==> flow/design.v <==
module  cordic_sin_cos
#(    
    parameter PIPELINE  = 16                         
)
(
    input                               clk,
    input                               rst_n,
    input       signed  [31:0]          angle,       
    input                               pre_vaild,
    output  reg signed  [31:0]          sin, 
    output  reg signed  [31:0]          cos,
    output  reg                         post_vaild
); 
wire signed [31:0]  angle_array[15:0];
assign angle_array[0]  = 32'sd2949120;     
assign angle_array[1]  = 32'sd1740992;     
assign angle_array[2]  = 32'sd919872;      
assign angle_array[3]  = 32'sd466944;      
assign angle_array[4]  = 32'sd234368;      
assign angle_array[5]  = 32'sd117312;      
assign angle_array[6]  = 32'sd58688;       
assign angle_array[7]  = 32'sd29312;       
assign angle_array[8]  = 32'sd14656;       
assign angle_array[9]  = 32'sd7360;        
assign angle_array[10] = 32'sd3648;        
assign angle_array[11] = 32'sd1856;	      
assign angle_array[12] = 32'sd896;         
assign angle_array[13] = 32'sd448;         
assign angle_array[14] = 32'sd256;         
assign angle_array[15] = 32'sd128;         
localparam K        = 32'h09b74;	   
reg signed  [31:0]  angle_map;
reg         [1:0]   site;
wire signed [15:0]  angle_t;
assign  angle_t = angle >>> 16;
always@(posedge clk or negedge rst_n)begin 
    if(!rst_n)begin
        angle_map   <=  0;
        site        <=  2'd1;
    end
    else    if((angle_t >= (-16'sd90))&&(angle_t <= 16'sd90))begin
        angle_map   <=  angle;
        site        <=  2'd1;
    end
    else    if(angle_t > 16'sd90 && angle_t <= 16'sd180)begin
        angle_map   <=  32'sd11796480 - angle;                   
        site        <=  2'd2;
    end
    else    begin
        angle_map   <=  -32'sd11796480 - angle;
        site        <=  2'd3;
    end
end   
reg signed 	[31:0] 		x[PIPELINE:0];
reg signed 	[31:0] 		y[PIPELINE:0];
reg signed 	[31:0] 		z[PIPELINE:0];
always@(posedge clk or negedge rst_n)begin
   if(!rst_n)begin
       x[0]    <=  32'sd0;
       y[0]    <=  32'sd0;
       z[0]    <=  32'sd0;
   end
   else    begin
       x[0]    <=   K;
       y[0]    <=   32'sd0;
       z[0]    <=   angle_map;
   end
end
genvar i;
generate
    for(i = 1;i < PIPELINE+1;i = i + 1)begin:cal_xyz
        always@(posedge clk or negedge rst_n)begin
            if(!rst_n)begin
                x[i]    <=  32'sd0;
                y[i]    <=  32'sd0;
                z[i]    <=  32'sd0;
            end
            else    if(z[i-1][31])begin
                x[i]    <=  x[i-1] + (y[i-1] >>> (i-1));
                y[i]    <=  y[i-1] - (x[i-1] >>> (i-1));
                z[i]    <=  z[i-1] + angle_array[i-1];
            end
            else    begin
                x[i]    <=  x[i-1] - (y[i-1] >>> (i-1));
                y[i]    <=  y[i-1] + (x[i-1] >>> (i-1));
                z[i]    <=  z[i-1] - angle_array[i-1];
            end
        end 
    end
endgenerate
reg     [PIPELINE+1:0]      vaild_r;
reg     [2*PIPELINE+1:0]    site_r;
always@(posedge clk or negedge rst_n)begin
    if(!rst_n)
        vaild_r <=  {(PIPELINE+2){1'b0}};
    else
        vaild_r <=  {vaild_r[PIPELINE:0],pre_vaild};
end
always@(posedge clk )begin
    site_r  <=  {site_r[2*PIPELINE-1:0],site};   
end
always@(posedge clk or negedge rst_n)begin
    if(!rst_n)
        post_vaild  <=  0;
    else
        post_vaild  <=  vaild_r[PIPELINE+1];
end
always@(posedge clk or negedge rst_n)begin
    if(!rst_n)begin
        sin <=  0;
        cos <=  0;
    end
    else    if(~vaild_r[PIPELINE+1])begin
        sin <=  0;
        cos <=  0;
    end
    else    begin
        case(site_r[2*PIPELINE+1:2*PIPELINE])
            2'd1:begin
                sin <=  y[PIPELINE];
                cos <=  x[PIPELINE];
            end
            2'd2:begin
                sin <=  y[PIPELINE];
                cos <=  ~x[PIPELINE] + 1;
            end
            2'd3:begin
                sin <=  y[PIPELINE];
                cos <=  ~x[PIPELINE] + 1;
            end      
            default:begin
                sin <=  y[PIPELINE];
                cos <=  x[PIPELINE];
            end
        endcase  
    end
end
endmodule
* Step by step through the tools: cordic_sin_cos
The steps from the RTL of cordic_sin_cos to its reports follow in flow order. Line numbers count from 1 in the design file above. Operators carry their Yosys type and port widths (W data, S select, Z words). Cell names lack the library's common part. The mark -- stands for no value.
Set-up: top cordic_sin_cos, clock input clk, library sky130hd, corner tt_025C_1v80

* Word level
Source: Yosys, flattened and elaborated. Widths are those after wreduce; folded enables and synchronous resets count as part of the registers. Registers that Yosys merges into a memory's read port (data or address) are not register bits. Print and check cells do not count. Equal cells are merged and count once.
Operators by class: add/subtract/negate cells 94, $lt $le $gt $ge 4, equality and inequality tests 2, multiplexer cells 53, bitwise logic cells 1, reduce/logical cells 3
Operators with widths (count):
- $mux W32 | 51
- $sub A25 B32 Y32 const A | 2
- $add A32 B10 Y32 const B | 2
- $sub A32 B10 Y32 const B | 2
- $add A32 B17 Y32 | 2
- $sub A32 B17 Y32 | 2
- $add A32 B18 Y32 | 2
- $sub A32 B18 Y32 | 2
- $add A32 B19 Y32 | 2
- $sub A32 B19 Y32 | 2
- $add A32 B20 Y32 | 2
- $sub A32 B20 Y32 | 2
- $add A32 B21 Y32 | 2
- $sub A32 B21 Y32 | 2
- $add A32 B22 Y32 | 2
- $sub A32 B22 Y32 | 2
- $add A32 B23 Y32 | 2
- $sub A32 B23 Y32 | 2
- $add A32 B24 Y32 | 2
- $sub A32 B24 Y32 | 2
- $add A32 B25 Y32 | 2
- $sub A32 B25 Y32 | 2
- $add A32 B26 Y32 | 2
- $sub A32 B26 Y32 | 2
- $add A32 B27 Y32 | 2
- $sub A32 B27 Y32 | 2
- $add A32 B28 Y32 | 2
- $sub A32 B28 Y32 | 2
Not listed: further kinds 46, cells in them 52.
Bit counts: bits in registers 1657, output and inout port bits 65

* Longest topological paths
Yosys ltp: most cells in a row. Word level: on the elaborated netlist, between registers, memories and ports. Mapped: between sequential cells and ports; inverters and the memories' decode and read muxes count.
Depth: depth in word-level cells 4, ABC_AREA 1, gate-level depth with buffers 23, depth with buffers taken out 23

* Netlist
The flow's flattened synthesis, as Yosys stat reports it; memories are mapped. The netlist is that of the ABC_AREA named above (0 if unset); the other value can give another one.
Cell types:
- dfrtp_1 | count 1460, total area 3.65E+04 µm²
- nand2_1 | count 4758, total area 1.79E+04 µm²
- ha_1 | count 1267, total area 1.59E+04 µm²
- xor2_1 | count 1174, total area 1.03E+04 µm²
- a21oi_1 | count 1705, total area 8.53E+03 µm²
- nor2_1 | count 2200, total area 8257.92 µm²
- inv_1 | count 1931, total area 7.25E+03 µm²
- nand3_1 | count 1292, total area 6.47E+03 µm²
- o21ai_0 | count 1069, total area 5.35E+03 µm²
- xnor2_1 | count 286, total area 2.5E+03 µm²
- nand4_1 | count 235, total area 1470.16 µm²
- nor3_1 | count 271, total area 1.36E+03 µm²
- a21o_1 | count 140, total area 1.05E+03 µm²
- fa_1 | count 42, total area 840.806 µm²
- o21a_1 | count 95, total area 713.184 µm²
- o21bai_1 | count 88, total area 660.634 µm²
- nor4_1 | count 70, total area 437.92 µm²
- a31oi_1 | count 66, total area 412.896 µm²
Not listed: further types 46, cells in them 535.
Mapped netlist: mapped cells 18684, chip area (Yosys) 129616.8 µm², area of sequential cells 36875.4 µm², flip-flops 1477, buffers 117

* Path before layout
Path of least setup slack by OpenSTA after synthesis, without wires, with an ideal clock, recovery checks aside; 20% of the period is set as input and as output delay. Where synthesis merged equal registers, the netlist keeps one of their names.
Timing path post-synthesis: kind register to register, start point reg z[8][31], end point reg x[9][26], clock period 6.0 ns, setup time 0.117 ns, launch time at the first pin 0.000 ns, data arrival time 3.224 ns, data required time 5.883 ns, slack 2.660 ns, delay of the path 3.341 ns, stages on the path 16, path buffers 3, period reached after synthesis 3.34 ns
"delay of the path" = arrival - input delay + setup time. "stages on the path" counts driving pins, that of a launching flip-flop among them; a cell with two outputs on the path counts twice. "period reached after synthesis" = period - worst setup slack (recovery checks aside). The figure is calculated, with input and output delays left at 20% of the set period. The rows between start and end are the longest chain of elaborated cells between them; the timing report does not say that the signal goes this way. Where chains are equally long, one stands for them. Each line given opens the expression or statement behind the cell; cells for indexed reads and writes are added by Yosys, which also makes memories of some case tables. At most two assigning lines are given for a register; there are more.
On the way, post-synthesis: cell sequence dfrtp_1 buf_2 clkinv_1 clkbuf_1 clkbuf_1 o21ai_0 fa_1 nand3_1 nand2_1 nand3_1 nand2_1 a21oi_1 or2_2 nand2_1 nand2_1 nand2_1, length of the longest elaborated chain 1, elaborated cells between the ends (all ways) 1, RTL lines with such cells 1
Ends and longest elaborated chain, post-synthesis:
- from (decl) | line 56 | reg signed [31:0] z[PIPELINE:0];
- from (assign) | line 81 | z[i]    <=  z[i-1] + angle_array[i-1];
- from (assign) | line 86 | z[i]    <=  z[i-1] - angle_array[i-1];
- $mux W32 | line 78 | else    if(z[i-1][31])begin
- to (assign) | line 79 | x[i]    <=  x[i-1] + (y[i-1] >>> (i-1));
- to (assign) | line 84 | x[i]    <=  x[i-1] - (y[i-1] >>> (i-1));
- to (decl) | line 54 | reg signed [31:0] x[PIPELINE:0];

* Worst path after layout
From the final timing report of job 1: the path of least setup slack in the routed layout; clock arrival at registers is part of the times.
Timing path after layout: kind register to register, start point reg z[3][31], end point reg z[4][24], clock period 7.34 ns, setup time 0.35 ns, launch time at the first pin 1.02 ns, data arrival time 5.47 ns, data required time 7.98 ns, slack 2.51 ns, stages on the path 13, path buffers 2
The rows between start and end are the longest chain of elaborated cells between them; the timing report does not say that the signal goes this way. Where chains are equally long, one stands for them. At most two assigning lines are given for a register; there are more.
On the way, after layout: cell sequence dfrtp_1 buf_4 clkinv_1 buf_4 ha_1 a21oi_1 nand2_1 a21boi_0 o21ai_0 nand4_1 nand2_1 nand2_1 nand2_1, length of the longest elaborated chain 1, elaborated cells between the ends (all ways) 1, RTL lines with such cells 1
Ends and longest elaborated chain, after layout:
- from (decl) | line 56 | reg signed [31:0] z[PIPELINE:0];
- from (assign) | line 81 | z[i]    <=  z[i-1] + angle_array[i-1];
- from (assign) | line 86 | z[i]    <=  z[i-1] - angle_array[i-1];
- $mux W32 | line 78 | else    if(z[i-1][31])begin
- to (assign) | line 81
- to (assign) | line 86
- to (decl) | line 56

Ticket comment

Record of 5 stored runs of the RTL-to-layout flow on cordic_sin_cos, platform sky130hd. The runs are unordered. Constraints: input delay and output delay 20% of the set period each, output load 0.01 pF.
"critical setup path time" is the time allowed to the run's worst setup path (the clock period less input and output delay, where it has them) less its slack. Clock arrival times count: a late capture clock shortens it, a late launch clock lengthens it.

* Job 1 | settings: ABC_AREA 1; CAP_MARGIN 40; CELL_PAD_IN_SITES_DETAIL_PLACEMENT 2; CELL_PAD_IN_SITES_GLOBAL_PLACEMENT 1; CORE_ASPECT_RATIO 0.61; CORE_MARGIN 9; CORE_UTILIZATION 25; CTS_CLUSTER_DIAMETER 70; CTS_CLUSTER_SIZE 94; GPL_ROUTABILITY_DRIVEN 0; GPL_TIMING_DRIVEN 1; HOLD_SLACK_MARGIN -0.07; MAX_ROUTING_LAYER met4; MIN_ROUTING_LAYER met1; SETUP_SLACK_MARGIN -0.43; SLEW_MARGIN 35; TNS_END_PERCENT 10; period_ns 7.34 | results: chip area in the Yosys report 129616.8 µm²; die area 545509.0 µm²; standard-cell area after layout 144650.0 µm²; utilization 0.28; setup slack of the worst path 2.512 ns; setup TNS 0.000 ns; worst hold slack in the final report 0.329 ns; critical setup path time 4.83 ns; kind of the worst setup path register to register
* Job 2 | settings: ABC_AREA 1; CAP_MARGIN 5; CORE_ASPECT_RATIO 1.31; CORE_UTILIZATION 29; CTS_CLUSTER_DIAMETER 70; CTS_CLUSTER_SIZE 94; GPL_TIMING_DRIVEN 1; HOLD_SLACK_MARGIN -0.07; MAX_ROUTING_LAYER met4; MIN_ROUTING_LAYER met1; SETUP_SLACK_MARGIN 1.01; SLEW_MARGIN 35; TNS_END_PERCENT 40; period_ns 7.34; CORE_MARGIN 2 | results: chip area in the Yosys report 129616.8 µm²; die area 452365.0 µm²; standard-cell area after layout 142870.0 µm²; utilization 0.32; setup slack of the worst path 3.321 ns; setup TNS 0.000 ns; worst hold slack in the final report 0.329 ns; critical setup path time 2.55 ns; kind of the worst setup path input to register
* Job 3 | settings: ABC_AREA 1; CELL_PAD_IN_SITES_GLOBAL_PLACEMENT 2; CORE_ASPECT_RATIO 1.86; CORE_MARGIN 8; CORE_UTILIZATION 64; CTS_CLUSTER_SIZE 90; GPL_TIMING_DRIVEN 0; MAX_ROUTING_LAYER met4; SLEW_MARGIN 15; period_ns 7.92; CAP_MARGIN 20 | no final report: placement broke off with GPL-0301
* Job 4 | settings: ABC_AREA 1; CAP_MARGIN 40; CELL_PAD_IN_SITES_DETAIL_PLACEMENT 1; CORE_ASPECT_RATIO 0.61; CORE_MARGIN 9; CORE_UTILIZATION 25; CTS_CLUSTER_DIAMETER 70; CTS_CLUSTER_SIZE 94; GPL_ROUTABILITY_DRIVEN 0; GPL_TIMING_DRIVEN 1; HOLD_SLACK_MARGIN -0.07; MAX_ROUTING_LAYER met4; MIN_ROUTING_LAYER met1; SLEW_MARGIN 35; TNS_END_PERCENT 10; period_ns 7.34 | results: chip area in the Yosys report 129616.8 µm²; die area 545509.0 µm²; standard-cell area after layout 143480.0 µm²; utilization 0.278; setup slack of the worst path 2.905 ns; setup TNS 0.000 ns; worst hold slack in the final report 0.334 ns; critical setup path time 4.43 ns; kind of the worst setup path register to register
* Job 5 | settings: ABC_AREA 1; CAP_MARGIN 20; CORE_ASPECT_RATIO 0.61; CORE_UTILIZATION 25; CTS_CLUSTER_DIAMETER 70; CTS_CLUSTER_SIZE 94; GPL_ROUTABILITY_DRIVEN 0; GPL_TIMING_DRIVEN 0; HOLD_SLACK_MARGIN -0.07; MAX_ROUTING_LAYER met4; MIN_ROUTING_LAYER met1; SETUP_SLACK_MARGIN 1.01; SLEW_MARGIN 35; TNS_END_PERCENT 10; period_ns 7.34; CORE_MARGIN 2 | results: chip area in the Yosys report 129616.8 µm²; die area 524421.0 µm²; standard-cell area after layout 144006.0 µm²; utilization 0.279; setup slack of the worst path 2.776 ns; setup TNS 0.000 ns; worst hold slack in the final report 0.332 ns; critical setup path time 4.56 ns; kind of the worst setup path register to register
